==> flow/design.v <==
module flope #(
    parameter int Width = 1
)(
    input logic clk,
    input logic en,
    input logic[Width-1:0] d,
    output logic[Width-1:0] q
);
    always_ff @(posedge clk) begin
        if (en)
            q <= d; 
    end
endmodule
module floper #(
    parameter int Width = 1,
    parameter logic[Width-1:0] ResetValue = 0
)(
    input logic clk,
    input logic reset,
    input logic en,
    input logic[Width-1:0] d,
    output logic[Width-1:0] q
);
    always_ff @(posedge clk or posedge reset) begin
        if (reset)
            q <= ResetValue;
        else if (en)
            q <= d; 
    end
endmodule
module flopr #(
    parameter int Width = 1,
    parameter logic[Width-1:0] ResetValue = 0
)(
    input logic clk,
    input logic reset,
    input logic[Width-1:0] d,
    output logic[Width-1:0] q
);
    always_ff @(posedge clk or posedge reset) begin
        if (reset)
            q <= ResetValue;
        else
            q <= d; 
    end
endmodule
module mux2 #(
    parameter int Width = 1
)(
    input logic[Width-1:0] a0,
    input logic[Width-1:0] a1,
    input logic sel,
    output logic[Width-1:0] y
);
    assign y = sel ? a1 : a0;
endmodule
module mux4 #(
    parameter int Width = 1
)(
    input logic[Width-1:0] a0,
    input logic[Width-1:0] a1,
    input logic[Width-1:0] a2,
    input logic[Width-1:0] a3,
    input logic[1:0] sel,
    output logic[Width-1:0] y
);
    always_comb
        case (sel)
            2'h0: y = a0;
            2'h1: y = a1;
            2'h2: y = a2;
            2'h3: y = a3;
        endcase
endmodule
module controller(
    input logic[6:0] opcode,
    input logic[2:0] funct3,
    input logic funct75,
    output logic[1:0] rs_valid,
    output logic rd_valid,
    output logic[2:0] imm_sel,
    output logic[1:0] src_sel,
    output logic[3:0] alsu_func,
    output logic[1:0] exec_sel,
    output logic jump_d,
    output logic[2:0] flow_ctrl,
    output logic mem_write,
    output logic mem_read,
    output logic[2:0] mem_size,
    output logic system
);
    logic is_shift;
    logic[17:0] controls;
    assign is_shift = funct3[1:0] == 2'b01;
    assign mem_write = (opcode == 7'b01_000_11);
    assign mem_read = (opcode == 7'b00_000_11);
    assign mem_size = funct3;
    assign {rs_valid, rd_valid, imm_sel, src_sel, alsu_func, exec_sel, jump_d, flow_ctrl} = controls;
    always_comb begin
        system = 0;
        case (opcode)
            7'b00_100_11:
                if (is_shift) controls = {3'b01_1,  3'b000, 2'b10, {funct75, funct3},  2'b00, 4'b0000  };
                else          controls = {3'b01_1,  3'b000, 2'b10, {1'b0, funct3},   2'b00, 4'b0000  };
            7'b01_100_11:       controls = {3'b11_1, 3'b000, 2'b00, {funct75, funct3},  2'b00, 4'b0000  };
            7'b01_101_11:      controls = {3'b00_1,   3'b010, 2'b00,  4'b0000,    2'b01,  4'b0000  };
            7'b00_101_11:    controls = {3'b00_1,   3'b010, 2'b11, 4'b0000,  2'b00, 4'b0000  };
            7'b00_000_11:     controls = {3'b01_1,  3'b000, 2'b10, 4'b0000,  2'b00, 4'b0000  };
            7'b01_000_11:    controls = {3'b11_0,  3'b001, 2'b10, 4'b0000,  2'b00, 4'b0000  };
            7'b11_011_11:      controls = {3'b00_1,   3'b100, 2'b00,  4'b0000,    2'b10,  4'b1000 };
            7'b11_001_11:     controls = {3'b01_1,  3'b000, 2'b10, 4'b0000,  2'b10,  4'b0100 };
            7'b11_000_11:
                case (funct3)
                    3'b000:     controls = {3'b11_0,  3'b101, 2'b00, 4'b1000,  2'b00,    4'b0010 };
                    3'b001:     controls = {3'b11_0,  3'b101, 2'b00, 4'b1000,  2'b00,    4'b0011};
                    3'b100:     controls = {3'b11_0,  3'b101, 2'b00, 4'b0010,  2'b00,    4'b0011};
                    3'b101:     controls = {3'b11_0,  3'b101, 2'b00, 4'b0010,  2'b00,    4'b0010 };
                    3'b110:    controls = {3'b11_0,  3'b101, 2'b00, 4'b0011, 2'b00,    4'b0011};
                    3'b111:    controls = {3'b11_0,  3'b101, 2'b00, 4'b0011, 2'b00,    4'b0010 };
                    default:  controls = {3'b00_0,   3'b000, 2'b00,  4'b0000,    2'b00,    4'b0000  };
                endcase
            7'b00_011_11:     controls = {3'b00_0,   3'b000, 2'b00,  4'b0000,    2'b00,    4'b0000  };
            7'b11_100_11: begin
                system = 1;   controls = {3'b00_0,   3'b000, 2'b00,  4'b0000,    2'b00,    4'b0000  };
            end
            default: begin
                system = 1;   controls = {3'b00_0,   3'b000, 2'b00,  4'b0000,    2'b00,    4'b0000  };
            end
        endcase
    end
endmodule
module decode_stage(
    input logic clk,
    input logic halted,
    input logic[31:0] instr_d,
    input logic[31:0] pc_d,
    output logic[2:0] mem_size_d,
    output logic mem_write_d,
    output logic mem_read_d,
    output logic rd_valid_d,
    output logic[1:0] exec_sel_d,
    output logic[2:0] flow_ctrl_d,
    output logic[3:0] alsu_func_d,
    output logic[1:0] src_sel_d,
    output logic[3:0] fwd_sel_d,
    output logic[4:0] rd_d,
    output logic[31:0] reg_a_d,
    output logic[31:0] reg_b_d,
    output logic[31:0] imm_d,
    output logic[31:0] pc_imm_d,
    output logic jump_d,
    input logic[4:0] rd_w,
    input logic rd_valid_w,
    input logic[31:0] reg_d_w,
    input logic[4:0] rd_e,
    input logic rd_valid_e,
    input logic[4:0] rd_m,
    input logic rd_valid_m,
    input logic mem_read_e,
    output logic stall,
    input logic flush,
    output logic system
);
    logic[4:0] rs1;
    logic[4:0] rs2;
    logic[2:0] imm_sel;
    logic[1:0] rs_valid;
    logic mem_write_pre;
    logic mem_read_pre;
    logic rd_valid_pre;
    logic[2:0] flow_ctrl_pre;
    decomposer decomposer(instr_d, rd_d, rs1, rs2);
    reg_file reg_file(
        .clk(clk),
        .a1(rs1),
        .rd1(reg_a_d),
        .a2(rs2),
        .rd2(reg_b_d),
        .a3(rd_w),
        .wd3(reg_d_w),
        .we3(~halted & rd_valid_w)
    );
    imm_dec imm_dec(instr_d, imm_sel, imm_d);
    pc_imm_adder pc_imm_adder(pc_d, imm_d, pc_imm_d);
    logic system_pre;
    controller controller(
        .opcode(instr_d[6:0]),
        .funct3(instr_d[14:12]),
        .funct75(instr_d[30]),
        .rs_valid(rs_valid),
        .rd_valid(rd_valid_pre),
        .imm_sel(imm_sel),
        .src_sel(src_sel_d),
        .alsu_func(alsu_func_d),
        .exec_sel(exec_sel_d),
        .jump_d(jump_d),
        .flow_ctrl(flow_ctrl_pre),
        .mem_write(mem_write_pre),
        .mem_read(mem_read_pre),
        .mem_size(mem_size_d),
        .system(system_pre)
    );
    hazard_unit hazard_unit(
        .rs1(rs1),
        .rs2(rs2),
        .rs_valid(rs_valid),
        .rd_e(rd_e),
        .rd_valid_e(rd_valid_e),
        .rd_m(rd_m),
        .rd_valid_m(rd_valid_m),
        .mem_read_e(mem_read_e),
        .fwd_sel(fwd_sel_d),
        .stall(stall)
    );
    assign system = system_pre & ~flush;
    mux2 #(6) nop_mask(
        {mem_read_pre, mem_write_pre, rd_valid_pre, flow_ctrl_pre},
        6'd0,
        stall | flush,
        {mem_read_d, mem_write_d, rd_valid_d, flow_ctrl_d}
    );
endmodule
module decomposer(
    input logic[31:0] instr,
    output logic[4:0] rd,
    output logic[4:0] rs1,
    output logic[4:0] rs2
);
    assign rd = instr[11:7];
    assign rs1 = instr[19:15];
    assign rs2 = instr[24:20];
endmodule
module hazard_unit(
    input logic[4:0] rs1,
    input logic[4:0] rs2,
    input logic[1:0] rs_valid,
    input logic[4:0] rd_e,
    input logic rd_valid_e,
    input logic[4:0] rd_m,
    input logic rd_valid_m,
    input logic mem_read_e,
    output logic[3:0] fwd_sel,
    output logic stall
);
    always_comb begin
        fwd_sel = 4'b0000;
        stall = 1'b0;
        if (rd_valid_e & rd_e != 5'd0) begin
            fwd_sel[0] = rs_valid[0] & (rs1 == rd_e);
            fwd_sel[1] = rs_valid[1] & (rs2 == rd_e);
            stall = mem_read_e & (fwd_sel[0] | fwd_sel[1]);
        end
        if (rd_valid_m & rd_m != 5'd0) begin
            fwd_sel[2] = rs_valid[0] & (rs1 == rd_m);
            fwd_sel[3] = rs_valid[1] & (rs2 == rd_m);
        end
    end
endmodule
module imm_dec(
    input logic[31:0] instr,
    input logic[2:0] imm_sel,
    output logic[31:0] imm
);
    logic sign;
    assign sign = instr[31];
    always_comb
        case (imm_sel)
            3'b000: imm = { {20{sign}}, instr[31:20] };                                  
            3'b001: imm = { {20{sign}}, instr[31:25], instr[11:7] };                     
            3'b010: imm = { instr[31:12], 12'h0 };                                       
            3'b100: imm = { {12{sign}}, instr[19:12], instr[20], instr[30:21], 1'b0 };   
            3'b101: imm = { {20{sign}}, instr[7], instr[30:25], instr[11:8], 1'b0 };     
            default: imm = 32'h0;
        endcase
endmodule
module pc_imm_adder(
    input logic[31:0] pc,
    input logic[31:0] imm,
    output logic[31:0] pc_imm
);
    assign pc_imm = pc + imm;
endmodule
module reg_file(
    input logic clk,
    input logic[4:0] a1,
    output logic[31:0] rd1,
    input logic[4:0] a2,
    output logic[31:0] rd2,
    input logic[4:0] a3,
    input logic[31:0] wd3,
    input logic we3
);
    logic[31:0] regs[32];
    always_ff @(posedge clk) begin
        if (we3 && a3 != 5'h0)
            regs[a3] <= wd3;
    end
    assign rd1 = (a1 == 5'h0) ? 32'h0 : ((we3 && a1 == a3) ? wd3 : regs[a1]);
    assign rd2 = (a2 == 5'h0) ? 32'h0 : ((we3 && a2 == a3) ? wd3 : regs[a2]);
endmodule
module alsu(
    input logic[31:0] a,
    input logic[31:0] b,
    input logic[3:0] f,
    output logic[31:0] s,
    output logic zero
);
    logic sub_en;
    logic[31:0] bb, sum, xor_res, or_res, and_res, shift_res;
    logic an, bn, sn, slt;
    assign sub_en = f[3] | f[1];
    assign bb = {32{sub_en}} ^ b;
    assign sum = a + bb + sub_en;
    assign xor_res = a ^ b;
    assign or_res = a | b;
    assign and_res = a & b;
    assign an = a[31];
    assign bn = b[31];
    assign sn = sum[31];
    always_comb
        case ({an, bn})
            2'b00: slt = sn;
            2'b01: slt = f[0];
            2'b10: slt = ~f[0];
            2'b11: slt = sn;
        endcase
    shifter shifter(a, b[4:0], f[3:2], shift_res);    
    always_comb
        case (f[2:0])
            3'b000: s = sum;
            3'b001: s = shift_res;
            3'b010: s = {31'h0, slt};
            3'b011: s = {31'h0, slt};
            3'b100: s = xor_res;
            3'b101: s = shift_res;
            3'b110: s = or_res;
            3'b111: s = and_res;
        endcase
    assign zero = ~|s;
endmodule
module execute_stage(
    input logic[1:0] exec_sel_e,
    input logic[2:0] flow_ctrl_e,
    input logic[3:0] alsu_func_e,
    input logic[1:0] src_sel_e,
    input logic[3:0] fwd_sel_e,
    input logic[31:0] reg_a_e,
    input logic[31:0] reg_b_e,
    input logic[31:0] imm_e,
    input logic[31:0] pc_e,
    input logic[31:0] pc4_e,
    output logic[31:0] exec_res_e,
    output logic[31:0] fwd_b_e,
    output logic[1:0] pc_sel_e,
    output logic[31:0] alsu_res_e,
    input logic[31:0] exec_res_m,
    input logic[31:0] reg_d_w,
    output logic flush
);
    logic[31:0] fwd_a;
    logic[31:0] fwd_b;
    logic[31:0] src_a;
    logic[31:0] src_b;
    logic zero;
    fwd_mux fwd_mux(reg_a_e, reg_b_e, exec_res_m, reg_d_w, fwd_sel_e, fwd_a, fwd_b);
    src_mux src_mux(fwd_a, fwd_b, pc_e, imm_e, src_sel_e, src_a, src_b);
    assign fwd_b_e = fwd_b;
    alsu alsu(src_a, src_b, alsu_func_e, alsu_res_e, zero);
    flow_control flow_control(zero, flow_ctrl_e, pc_sel_e, flush);
    mux4 #(32) exec_mux(alsu_res_e, imm_e, pc4_e, pc4_e, exec_sel_e, exec_res_e);
endmodule
module flow_control(
    input logic zero,
    input logic[2:0] flow_ctrl,
    output logic[1:0] pc_sel_e,
    output logic flush
);
    logic branch_cond, branch_taken;
    assign branch_cond = zero ^ flow_ctrl[0];
    assign branch_taken = branch_cond & flow_ctrl[1];
    assign pc_sel_e = {flow_ctrl[2], branch_taken};
    assign flush = branch_taken | flow_ctrl[2];
endmodule
module fwd_mux(
    input logic[31:0] reg_a,
    input logic[31:0] reg_b,
    input logic[31:0] exec_res_m,
    input logic[31:0] reg_d_w,
    input logic[3:0] fwd_sel,
    output logic[31:0] fwd_a,
    output logic[31:0] fwd_b
);
    assign fwd_a = fwd_sel[0] ? exec_res_m : (fwd_sel[2] ? reg_d_w : reg_a);
    assign fwd_b = fwd_sel[1] ? exec_res_m : (fwd_sel[3] ? reg_d_w : reg_b);
endmodule
module shifter (
    input logic[31:0] a,
    input logic[4:0] shamt,
    input logic[1:0] f,
    output logic[31:0] y
);
    logic[63:0] bc;
    logic[4:0] k;
    logic[47:0] d4;
    logic[39:0] d3;
    logic[35:0] d2;
    logic[33:0] d1;
    logic[32:0] d0;
    always_comb
        case (f)
            2'b00: bc = {a, 32'h0};
            2'b01: bc = {32'h0, a};
            2'b10: bc = {a, 32'h0};
            2'b11: bc = {{32{a[31]}}, a};
        endcase
    assign k = {5{~f[0]}} ^ shamt;
    assign d4 = k[4] ? bc[63:16] : bc[47:0];
    assign d3 = k[3] ? d4[47:8] : d4[39:0];
    assign d2 = k[2] ? d3[39:4] : d3[35:0];
    assign d1 = k[1] ? d2[35:2] : d2[33:0];
    assign d0 = k[0] ? d1[33:1] : d1[32:0];
    assign y = f[0] ? d0[31:0] : d0[32:1];
endmodule
module src_mux(
    input logic[31:0] fwd_a,
    input logic[31:0] fwd_b,
    input logic[31:0] pc,
    input logic[31:0] imm,
    input logic[1:0] src_sel,
    output logic[31:0] src_a,
    output logic[31:0] src_b
);
    assign src_a = src_sel[0] ? pc : fwd_a;
    assign src_b = src_sel[1] ? imm : fwd_b;
endmodule
module fetch_stage #(
    parameter logic[31:0] BootVector = 32'h0000_0000
)(
    input logic clk,
    input logic reset,
    input logic halted,
    output logic[31:0] i_addr,
    input logic[31:0] i_data,
    output logic[31:0] instr_f,
    output logic[31:0] pc_f,
    output logic[31:0] pc4_f,
    input logic[31:0] pc_imm_d,
    input logic[31:0] pc_imm_e,
    input logic[31:0] alsu_res_e,
    input logic jump_d,
    input logic[1:0] pc_sel_e,
    input logic stall,
    input logic flush,
    output logic misaligned_pc
);
    logic[31:0] pc1;
    logic[31:0] pc2;
    logic[31:0] pc3;
    floper #(32, BootVector) pc_reg(clk, reset, ~halted & ~stall, pc1, pc_f);
    pc4_adder pc4_adder(pc_f, pc4_f);
    mux2 #(32) pc_mux_d(pc4_f, pc_imm_d, jump_d, pc3);
    mux4 #(32) pc_mux_e(pc3, pc_imm_e, alsu_res_e, alsu_res_e, pc_sel_e, pc2);
    pc_mask pc_mask(pc2, pc1, misaligned_pc);
    assign i_addr = pc_f;
    mux2 #(32) instr_mux(i_data, 32'b000000000000_00000_000_00000_0010011, flush | jump_d, instr_f);
endmodule
module pc4_adder(
    input logic[31:0] pc,
    output logic[31:0] pc4
);
    assign pc4 = pc + 4;
endmodule
module pc_mask(
    input logic[31:0] pc2,
    output logic[31:0] pc1,
    output logic misaligned_pc
);
    assign pc1 = {pc2[31:2], 2'b0};
    assign misaligned_pc = pc2[1];
endmodule
module halt_ctrl(
    input logic clk,
    input logic reset,
    input logic system,
    input logic misaligned_pc,
    input logic misaligned_addr,
    input logic unhalt,
    output logic halted
);
    logic halt_set;
    always_ff @(posedge clk or posedge reset) begin
        if (reset)
            halted <= 0;
        else begin
            if (unhalt)
                halted <= 0;
            else if (halt_set)
                halted <= 1;
        end
    end
    assign halt_set = system | misaligned_pc | misaligned_addr;
endmodule
module addr_dec(
    input logic[31:0] addr,
    output logic[1:0] byte_offset,
    output logic[31:0] word_addr
);
    assign byte_offset = addr[1:0];
    assign word_addr = {addr[31:2], 2'b00};
endmodule
module dmem_ctrl(
    input logic[31:0] a,
    input logic[31:0] wd,
    output logic[31:0] rd,
    input logic mem_write,
    input logic[2:0] mem_size,
    output logic[31:0] d_addr,
    output logic[31:0] d_wdata,
    output logic[3:0] d_wstrb,
    input logic[31:0] d_rdata,
    output logic misaligned_addr
);
    logic[1:0] byte_offset;
    logic[3:0] lanes;
    addr_dec addr_dec(a, byte_offset, d_addr);
    lane_dec lane_dec(byte_offset, mem_size, lanes);
    write_shifter write_shifter(wd, lanes, d_wdata);
    read_shifter read_shifter(d_rdata, lanes, mem_size[2], rd);
    assign d_wstrb = lanes & {4{mem_write}};
    assign misaligned_addr = (lanes == 4'h0);
endmodule
module lane_dec(
    input logic[1:0] byte_offset,
    input logic[2:0] mem_size,
    output logic[3:0] lanes
);
    always_comb begin
        case (mem_size[1:0])
            2'b00:
                case (byte_offset)
                    2'h0: lanes = 4'b0001;
                    2'h1: lanes = 4'b0010;
                    2'h2: lanes = 4'b0100;
                    2'h3: lanes = 4'b1000;
                endcase
            2'b01:
                case (byte_offset)
                    2'h0: lanes = 4'b0011;
                    2'h2: lanes = 4'b1100;
                    default: lanes = 4'b0000;
                endcase
            2'b10:
                lanes = (byte_offset == 2'h0) ? 4'b1111 : 4'b0000;
            default: lanes = 4'b0000;
        endcase
    end
endmodule
module memory_stage(
    input logic halted,
    output logic[31:0] d_addr,
    output logic[31:0] d_wdata,
    output logic[3:0] d_wstrb,
    input logic[31:0] d_rdata,
    input logic[2:0] mem_size_m,
    input logic mem_write_m,
    input logic mem_read_m,
    input logic[31:0] exec_res_m,
    input logic[31:0] fwd_b_m,
    output logic[31:0] reg_d_m,
    output logic misaligned_addr
);
    logic[31:0] mem_res;
    logic mem_op_m;
    logic misaligned_addr_pre;
    dmem_ctrl dmem_ctrl(
        .a(exec_res_m),
        .wd(fwd_b_m),
        .rd(mem_res),
        .mem_write(~halted & mem_write_m),
        .mem_size(mem_size_m),
        .d_addr(d_addr),
        .d_wdata(d_wdata),
        .d_wstrb(d_wstrb),
        .d_rdata(d_rdata),
        .misaligned_addr(misaligned_addr_pre)
    );
    mux2 #(32) mem_mux(exec_res_m, mem_res, mem_read_m, reg_d_m);
    assign mem_op_m = mem_read_m | mem_write_m;
    assign misaligned_addr = misaligned_addr_pre & mem_op_m;
endmodule
module read_shifter(
    input logic[31:0] rdata,
    input logic[3:0] lanes,
    input logic zeroext,
    output logic[31:0] rd
);
    always_comb
        case (lanes)
            4'b0001: rd = zeroext ? {24'h0, rdata[7:0]}   : {{24{rdata[7]}},  rdata[7:0]};
            4'b0010: rd = zeroext ? {24'h0, rdata[15:8]}  : {{24{rdata[15]}}, rdata[15:8]};
            4'b0100: rd = zeroext ? {24'h0, rdata[23:16]} : {{24{rdata[23]}}, rdata[23:16]};
            4'b1000: rd = zeroext ? {24'h0, rdata[31:24]} : {{24{rdata[31]}}, rdata[31:24]};
            4'b0011: rd = zeroext ? {16'h0, rdata[15:0]}  : {{16{rdata[15]}}, rdata[15:0]};
            4'b1100: rd = zeroext ? {16'h0, rdata[31:16]} : {{16{rdata[31]}}, rdata[31:16]};
            4'b1111: rd = rdata;
            default: rd = 32'h0;
        endcase
endmodule
module write_shifter(
    input logic[31:0] wd,
    input logic[3:0] lanes,
    output logic[31:0] wdata
);
    always_comb
        casez (lanes)
            4'b??10: wdata = { wd[31:16], wd[7:0], wd[7:0] };
            4'b?100: wdata = { wd[15:0], wd[15:0] };
            4'b1000: wdata = { wd[7:0], wd[23:0] };
            default: wdata = wd;
        endcase
endmodule
module de_reg(
    input logic clk,
    input logic reset,
    input logic halted,
    input logic[2:0] mem_size_d,
    input logic mem_write_d,
    input logic mem_read_d,
    input logic rd_valid_d,
    input logic[1:0] exec_sel_d,
    input logic[2:0] flow_ctrl_d,
    input logic[3:0] alsu_func_d,
    input logic[1:0] src_sel_d,
    input logic[3:0] fwd_sel_d,
    input logic[4:0] rd_d,
    input logic[31:0] reg_a_d,
    input logic[31:0] reg_b_d,
    input logic[31:0] imm_d,
    input logic[31:0] pc_imm_d,
    input logic[31:0] pc_d,
    input logic[31:0] pc4_d,
    output logic[2:0] mem_size_e,
    output logic mem_write_e,
    output logic mem_read_e,
    output logic rd_valid_e,
    output logic[1:0] exec_sel_e,
    output logic[2:0] flow_ctrl_e,
    output logic[3:0] alsu_func_e,
    output logic[1:0] src_sel_e,
    output logic[3:0] fwd_sel_e,
    output logic[4:0] rd_e,
    output logic[31:0] reg_a_e,
    output logic[31:0] reg_b_e,
    output logic[31:0] imm_e,
    output logic[31:0] pc_imm_e,
    output logic[31:0] pc_e,
    output logic[31:0] pc4_e
);
    floper #(6) floper(
        clk, reset, ~halted,
        {mem_read_d, mem_write_d, rd_valid_d, flow_ctrl_d},
        {mem_read_e, mem_write_e, rd_valid_e, flow_ctrl_e}
    );
    flope #(212) flope(
        clk, ~halted,
        {mem_size_d, exec_sel_d, alsu_func_d, src_sel_d, fwd_sel_d, rd_d, reg_a_d, reg_b_d, imm_d, pc_imm_d, pc_d, pc4_d},
        {mem_size_e, exec_sel_e, alsu_func_e, src_sel_e, fwd_sel_e, rd_e, reg_a_e, reg_b_e, imm_e, pc_imm_e, pc_e, pc4_e}
    );
endmodule
module em_reg(
    input logic clk,
    input logic reset,
    input logic halted,
    input logic[2:0] mem_size_e,
    input logic mem_write_e,
    input logic mem_read_e,
    input logic rd_valid_e,
    input logic[4:0] rd_e,
    input logic[31:0] exec_res_e,
    input logic[31:0] fwd_b_e,
    output logic[2:0] mem_size_m,
    output logic mem_write_m,
    output logic mem_read_m,
    output logic rd_valid_m,
    output logic[4:0] rd_m,
    output logic[31:0] exec_res_m,
    output logic[31:0] fwd_b_m
);
    floper #(3) floper(
        clk, reset, ~halted,
        {mem_read_e, mem_write_e, rd_valid_e},
        {mem_read_m, mem_write_m, rd_valid_m}
    );
    flope #(72) flope(
        clk, ~halted,
        {mem_size_e, rd_e, exec_res_e, fwd_b_e},
        {mem_size_m, rd_m, exec_res_m, fwd_b_m}
    );
endmodule
module fd_reg(
    input logic clk,
    input logic reset,
    input logic halted,
    input logic stall,
    input logic[31:0] instr_f,
    input logic[31:0] pc_f,
    input logic[31:0] pc4_f,
    output logic[31:0] instr_d,
    output logic[31:0] pc_d,
    output logic[31:0] pc4_d
);
    floper #(32,32'b000000000000_00000_000_00000_0010011) floper(
        clk, reset, ~halted & ~stall,
        instr_f,
        instr_d
    );
    flope #(64) flope(
        clk, ~halted & ~stall,
        {pc_f, pc4_f},
        {pc_d, pc4_d}
    );
endmodule
module mw_reg(
    input logic clk,
    input logic reset,
    input logic halted,
    input logic rd_valid_m,
    input logic[4:0] rd_m,
    input logic[31:0] reg_d_m,
    output logic rd_valid_w,
    output logic[4:0] rd_w,
    output logic[31:0] reg_d_w
);
    floper #(1) floper(
        clk, reset, ~halted,
        rd_valid_m,
        rd_valid_w
    );
    flope #(37) flope(
        clk, ~halted,
        {rd_m, reg_d_m},
        {rd_w, reg_d_w}
    );
endmodule
module riscv #(
    parameter logic[31:0] BootVector = 32'h0000_0000
)(
    input logic clk,
    input logic reset,
    output logic halted,
    input logic unhalt,
    output logic[31:0] i_addr,
    input logic[31:0] i_data,
    output logic[31:0] d_addr,
    output logic[31:0] d_wdata,
    output logic[3:0] d_wstrb,
    input logic[31:0] d_rdata
);
    logic[31:0] instr_f;
    logic[31:0] pc_f;
    logic[31:0] pc4_f;
    logic[31:0] instr_d;
    logic[31:0] pc_d;
    logic[31:0] pc4_d;
    logic[2:0] mem_size_d;
    logic mem_write_d;
    logic mem_read_d;
    logic rd_valid_d;
    logic[1:0] exec_sel_d;
    logic[2:0] flow_ctrl_d;
    logic[3:0] alsu_func_d;
    logic[1:0] src_sel_d;
    logic[3:0] fwd_sel_d;
    logic[4:0] rd_d;
    logic[31:0] reg_a_d;
    logic[31:0] reg_b_d;
    logic[31:0] imm_d;
    logic[31:0] pc_imm_d;
    logic jump_d;
    logic[2:0] mem_size_e;
    logic mem_write_e;
    logic mem_read_e;
    logic rd_valid_e;
    logic[1:0] exec_sel_e;
    logic[2:0] flow_ctrl_e;
    logic[3:0] alsu_func_e;
    logic[1:0] src_sel_e;
    logic[3:0] fwd_sel_e;
    logic[4:0] rd_e;
    logic[31:0] reg_a_e;
    logic[31:0] reg_b_e;
    logic[31:0] imm_e;
    logic[31:0] pc_imm_e;
    logic[31:0] pc_e;
    logic[31:0] pc4_e;
    logic[31:0] exec_res_e;
    logic[31:0] fwd_b_e;
    logic[1:0] pc_sel_e;
    logic[31:0] alsu_res_e;
    logic[2:0] mem_size_m;
    logic mem_write_m;
    logic mem_read_m;
    logic rd_valid_m;
    logic[4:0] rd_m;
    logic[31:0] exec_res_m;
    logic[31:0] fwd_b_m;
    logic[31:0] reg_d_m;
    logic rd_valid_w;
    logic[4:0] rd_w;
    logic[31:0] reg_d_w;
    logic stall;
    logic flush;
    logic system;
    logic misaligned_pc;
    logic misaligned_addr;
    fetch_stage fetch(.*);
    fd_reg fd_reg(.*);
    decode_stage decode(.*);
    de_reg de_reg(.*);
    execute_stage execute(.*);
    em_reg em_reg(.*);
    memory_stage memory(.*);
    mw_reg mw_reg(.*);
    halt_ctrl halt_ctrl(.*);
endmodule
==> Step by step through the tools: riscv <==
The steps from the RTL of riscv to its reports follow in flow order.
Lines are those of the file above, counted from 1.
Library cell names are shortened.
{ "design": {"top_module": "riscv", "clock_port": "clk", "lib": "sky130hd", "lib_corner": "tt_025C_1v80"} }

==> Elaborated design <==
Counts by Yosys on the flattened word-level netlist (proc, flatten, opt, wreduce; memories kept). Register bits leave out memories and registers merged into their read ports (data or address). Print and check cells are left out.
Yosys's memory passes give these memory sizes; they may raise the number of words (mostly to a power of two), join words into wider ones and drop unused or constant bits.
{ "word_totals": {"clocked_rd_ports_x_width": 64, "ff_bits": 390, "input_bits": 67, "word_cells": 179, "mem_bits_rw": 1024, "n_memories": 1, "out_inout_bits": 101} }
{ "classes": {"muxes": 44, "addsub": 4, "eq_ne": 57, "reduce_and_logical": 28, "bitwise": 33} }
{ "mem_list": {"columns": ["memory", "words", "word_bits", "read_ports", "wr", "line_no", "text"], "rows": [
  ["decode.reg_file.regs", 32, 32, 2, 1, 293, "logic[31:0] regs[32];"]
]} }
{ "op_table": {"columns": ["operator", "count"], "rows": [
  ["32-bit two-way mux", 17],
  ["32-bit case mux with 3-bit select", 3],
  ["32-bit case mux with 7-bit select", 1],
  ["64-bit case mux with 3-bit select", 1],
  ["32-bit case mux with 6-bit select", 1],
  ["18-bit case mux with 9-bit select", 1],
  ["32-bit case mux with 5-bit select", 1],
  ["18-bit case mux with 6-bit select", 1],
  ["32-bit adder", 2],
  ["32-bit XOR", 2],
  ["48-bit two-way mux", 1],
  ["40-bit two-way mux", 1],
  ["36-bit two-way mux", 1],
  ["34-bit two-way mux", 1],
  ["3-bit equality test with constant B", 11],
  ["33-bit two-way mux", 1],
  ["32-bit by 1-bit adder with 32-bit output", 1],
  ["32-bit by 3-bit adder with 32-bit output with constant B", 1],
  ["32-bit AND", 1],
  ["32-bit bitwise OR", 1],
  ["32-bit OR reduction", 1],
  ["2-bit equality test with constant B", 12],
  ["7-bit by 6-bit equality test with 1-bit output with constant B", 3],
  ["7-bit equality test with constant B", 3],
  ["5-bit equality test", 4],
  ["4-bit case mux with 4-bit select", 1],
  ["5-bit nonzero test", 3],
  ["2-bit by 1-bit equality test with 1-bit output with constant B", 7]
]} }
Not listed: further kinds 32, cells in them 82.

==> Logic depth <==
Longest topological path by Yosys (ltp), each cell counted once; first at word level (registers and memories cut), then after technology mapping (sequential cells cut; the memories' decode and read muxes count).
{ "logic_depth": {"ltp_word": 22, "ABC_AREA": 0, "mapped_depth": 29, "ltp_nobuf": 26} }

==> Mapped cells and area <==
The flow's flattened synthesis, as Yosys stat reports it; memories are mapped. The netlist is that of the ABC_AREA named above (0 if unset); the other value can give another one.
The area totals of this step are shown rounded.
{ "by_type": {"columns": ["cell", "count", "type_area_um2"], "rows": [
  ["edfxtp_1", 1399, 4.2E+04],
  ["mux4_2", 642, 1.45E+04],
  ["dfrtp_1", 70, 1751.68],
  ["mux2i_1", 174, 1741.67],
  ["ha_1", 126, 1.58E+03],
  ["nor2_1", 398, 1.49E+03],
  ["a21oi_1", 252, 1261.21],
  ["clkbuf_1", 249, 934.646],
  ["nand2_1", 244, 915.878],
  ["o21ai_0", 180, 900.864],
  ["xnor2_1", 96, 840.806],
  ["mux2_2", 62, 698.17],
  ["a211oi_1", 89, 668.141],
  ["buf_4", 84, 630.605],
  ["inv_1", 125, 469.2],
  ["xor2_1", 44, 385.37],
  ["nor3_1", 76, 380.365],
  ["nand2b_1", 57, 356.592]
]} }
Other cell types: 93; their cells: 901.
{ "mapped": {"mapped_cells": 5268, "ff_cells": 1472, "seq_area_mm2": 0.044, "buffers": 457, "synth_area_mm2": 0.078} }
The figures by module come from a second, unflattened synthesis with its own total; it is not the netlist above.
{ "unflattened": {"cells_unflattened": 5646, "hier_area_mm2": 0.083} }
Each row is one instance without its submodules.
{ "modules": {"columns": ["mod", "n_cells", "area_mm2", "instances", "mod_seq_area_mm2"], "rows": [
  ["reg_file", 2520, 0.048, 1, 0.031],
  ["flope #(Width=212)", 212, 0.0064, 1, 0.0064],
  ["alsu", 684, 0.0046, 1, 0],
  ["shifter", 612, 0.0043, 1, 0],
  ["flope #(Width=72)", 72, 0.0022, 1, 0.0022],
  ["flope #(Width=64)", 64, 0.0019, 1, 0.0019],
  ["pc_imm_adder", 232, 0.0017, 1, 0],
  ["mux2 #(Width=32)", 36, 0.00054, 3, 0],
  ["mux4 #(Width=32)", 39, 0.00081, 2, 0],
  ["fwd_mux", 214, 0.0014, 1, 0],
  ["floper", 69, 0.0014, 1, 0.0008],
  ["floper", 69, 0.0013, 1, 0.0008],
  ["flope #(Width=37)", 37, 0.0011, 1, 0.0011],
  ["src_mux", 72, 0.0011, 1, 0]
]} }
Further modules, not shown: 26.

==> Timing after synthesis <==
OpenSTA on the mapped netlist: ideal clock, no wires. The path of least setup slack (recovery checks aside). Input and output delay are each 20% of the period. Register names are those of the netlist, which keeps one name where synthesis merged equal registers.
{ "synth_path": {"kind": "reg-to-reg", "start": "register halt_ctrl.halted", "end": "register fd_reg.floper.q[10]", "slack_ps": -2035, "clock_period_ps": 10000, "n_path_buf": 2, "stages": 9, "t_arrival_ps": 11914, "delay_ps": 12035, "setup_time_ps": 121, "launch_ps": 0, "required_time_ps": 9879, "period_less_setup_slack_ps": 12035} }
"delay_ps" is the arrival time less input delay plus setup time.
"stages": output pins that drive a net of the path, with the launching flip-flop's if there is one; two outputs of one cell count as two.
"period_less_setup_slack_ps" = period - worst setup slack (recovery checks aside). The figure is calculated, with input and output delays left at 20% of the set period.
The rows between start and end are the longest chain of elaborated cells between them; the timing report does not say that the signal goes this way. Where chains are equally long, one stands for them.
Each line given opens the expression or statement behind the cell; cells for indexed reads and writes are added by Yosys, which also makes memories of some case tables.
A register here has more assigning lines than the two given.
{ "synth_via": {"cell_sequence": "dfrtp_1 > clkinv_1 > o31ai_1 > clkinv_1 > nand2_1 > nor3_2 > buf_6 > buf_6 > a22o_1", "elab_chain_len": 2, "cells_between": 2, "classes_between": "logic (2)"} }
{ "synth_lines": {"columns": ["element", "line_no", "text"], "rows": [
  ["start: declaration", 488, "output logic halted"],
  ["start: assignment", 493, "halted <= 0;"],
  ["start: assignment", 496, "halted <= 0;"],
  ["1-bit inverter", 713, "clk, reset, ~halted & ~stall,"],
  ["1-bit AND", 713, null],
  ["end: assignment", 26, "q <= ResetValue;"],
  ["end: assignment", 28, "q <= d;"],
  ["end: declaration", 22, "output logic[Width-1:0] q"]
]} }
Some nets on the timed path still bear RTL names; the line given drives or declares the net.
{ "synth_nets": {"columns": ["signal", "line_no", "text"], "rows": [
  ["fd_reg.flope.en", 718, "clk, ~halted & ~stall,"]
]} }

==> Path in the finished layout <==
Path of least setup slack in the final report of run 1 (OpenROAD, finished layout, wires in). Where an end is a register, its clock arrival counts in the times.
The path's times are printed in steps of 10 ps; the period is the one set.
{ "layout_path": {"kind": "reg-to-reg", "start": "register de_reg.flope.q[200]", "end": "register fd_reg.floper.q[17]", "slack_ps": 4890, "t_arrival_ps": 9430, "launch_ps": 810, "n_path_buf": 4, "required_time_ps": 14320, "clock_period_ps": 13600, "setup_time_ps": 70, "stages": 25} }
The rows between start and end are the longest chain of elaborated cells between them; the timing report does not say that the signal goes this way. Where chains are equally long, one stands for them.
{ "layout_via": {"cell_sequence": "edfxtp_1 > buf_4 > mux2i_1 > o211a_1 > xnor2_1 > ha_1 > nand2_1 > o21ai_0 > a21o_1 > a21oi_1 > o211ai_1 > nor4b_1 > o211ai_1 > a311oi_1 > o2111ai_1 > nand3_1 > nand4_1 > nor4_4 > mux2i_1 > buf_4 > nor3_4 > buf_4 > nor3_4 > buf_8 > a22o_1", "elab_chain_len": 18, "cells_between": 30, "lines_between": 22, "classes_between": "add/sub (2); eq/ne (3); mux (12); logic (9); reduce/logical (4)"} }
{ "layout_lines": {"columns": ["element", "line_no", "text"], "rows": [
  ["start: declaration", 7, "output logic[Width-1:0] q"],
  ["start: assignment", 11, "q <= d;"],
  ["32-bit two-way mux (2 in a row)", 394, "assign fwd_b = fwd_sel[1] ? exec_res_m : (fwd_sel[3] ? reg_d_w : reg_b);"],
  ["32-bit two-way mux", 434, "assign src_b = src_sel[1] ? imm : fwd_b;"],
  ["5-bit XOR", 416, "assign k = {5{~f[0]}} ^ shamt;"],
  ["48-bit two-way mux", 417, "assign d4 = k[4] ? bc[63:16] : bc[47:0];"],
  ["40-bit two-way mux", 418, "assign d3 = k[3] ? d4[47:8] : d4[39:0];"],
  ["36-bit two-way mux", 419, "assign d2 = k[2] ? d3[39:4] : d3[35:0];"],
  ["34-bit two-way mux", 420, "assign d1 = k[1] ? d2[35:2] : d2[33:0];"],
  ["[3 not listed]", null, null],
  ["32-bit OR reduction", 339, "assign zero = ~|s;"],
  ["1-bit zero test", 339, null],
  ["1-bit XOR", 379, "assign branch_cond = zero ^ flow_ctrl[0];"],
  ["1-bit AND", 380, "assign branch_taken = branch_cond & flow_ctrl[1];"],
  ["1-bit bitwise OR", 382, "assign flush = branch_taken | flow_ctrl[2];"],
  ["1-bit bitwise OR", 465, "mux2 #(32) instr_mux(i_data, 32'b000000000000_00000_000_00000_0010011, flush | jump_d, instr_f);"],
  ["32-bit two-way mux", 55, "assign y = sel ? a1 : a0;"],
  ["end: assignment", 26, "q <= ResetValue;"],
  ["end: assignment", 28, "q <= d;"],
  ["end: declaration", 22, "output logic[Width-1:0] q"]
]} }

Hand-over note for riscv

Measured results for riscv: 3 stored runs of the Yosys and OpenROAD flow on sky130hd. The settings differ; the order carries no meaning. The constraints put input and output delay at 20% of the set period each and load the outputs with 0.01 pF.
"period_less_ws_ps" is the run's clock period less its worst setup slack. It is reckoned from that one timing run; input and output delays stay at 20% of the period that was set.
"worst_path_allowed_less_slack_ps" = time allowed to the worst setup path (clock period - input delay - output delay, where it has them) - its slack; a late launch clock adds to it, a late capture clock takes from it.
"totalPower_w" rests on the timing tool's default activity at the inputs, not on a simulated workload.
"worst_path_allowed_less_slack_ps" is given in steps of 10 ps.
Results are given in rounded form.
[
  {
    "run": "run 1",
    "settings": { "ABC_AREA": 0, "CELL_PAD_IN_SITES_DETAIL_PLACEMENT": 2, "CELL_PAD_IN_SITES_GLOBAL_PLACEMENT": 2, "CORE_MARGIN": 3, "CORE_UTILIZATION": 15, "CTS_CLUSTER_SIZE": 92, "HOLD_SLACK_MARGIN": -0.03, "PLACE_DENSITY_LB_ADDON": 0.21, "SLEW_MARGIN": 10, "period_ns": 13.6, "CAP_MARGIN": 20 },
    "results": { "final_setup_ws_ps": 4900, "hold_ws_ps": 370, "totalPower_w": 0.016, "post_synth_area_mm2": 0.078, "utilization_frac": 0.18, "worst_path_allowed_less_slack_ps": 8710, "timing.worst_path_kind": "reg-to-reg", "period_less_ws_ps": 8706, "tns_setup_ps": 0, "cell_area_final_mm2": 0.095, "dieArea_mm2": 0.53 }
  },
  {
    "run": "run 2",
    "settings": { "CAP_MARGIN": 25, "CELL_PAD_IN_SITES_DETAIL_PLACEMENT": 0, "CELL_PAD_IN_SITES_GLOBAL_PLACEMENT": 2, "CORE_UTILIZATION": 19, "CTS_CLUSTER_DIAMETER": 60, "CTS_CLUSTER_SIZE": 82, "GPL_ROUTABILITY_DRIVEN": 0, "GPL_TIMING_DRIVEN": 0, "MIN_ROUTING_LAYER": "met1", "PLACE_DENSITY_LB_ADDON": 0.26, "SETUP_SLACK_MARGIN": 0.6, "SLEW_MARGIN": 25, "TNS_END_PERCENT": 80, "period_ns": 7.0, "CORE_MARGIN": 2 },
    "results": { "final_setup_ws_ps": 420, "hold_ws_ps": 420, "totalPower_w": 0.032, "post_synth_area_mm2": 0.078, "utilization_frac": 0.24, "worst_path_allowed_less_slack_ps": 6580, "timing.worst_path_kind": "reg-to-reg", "period_less_ws_ps": 6585, "tns_setup_ps": 0, "cell_area_final_mm2": 0.099, "dieArea_mm2": 0.42 }
  },
  {
    "run": "run 3",
    "settings": { "ABC_AREA": 1, "CELL_PAD_IN_SITES_DETAIL_PLACEMENT": 2, "CORE_ASPECT_RATIO": 1.59, "CTS_CLUSTER_DIAMETER": 191, "GPL_TIMING_DRIVEN": 0, "HOLD_SLACK_MARGIN": -0.02, "MAX_ROUTING_LAYER": "met4", "MIN_ROUTING_LAYER": "met1", "SETUP_SLACK_MARGIN": 2.78, "SLEW_MARGIN": 40, "period_ns": 10.0, "CAP_MARGIN": 20, "CORE_MARGIN": 2, "CORE_UTILIZATION": 40 },
    "outcome": "no results, routing failed with GRT-0116"
  }
]

End of note.
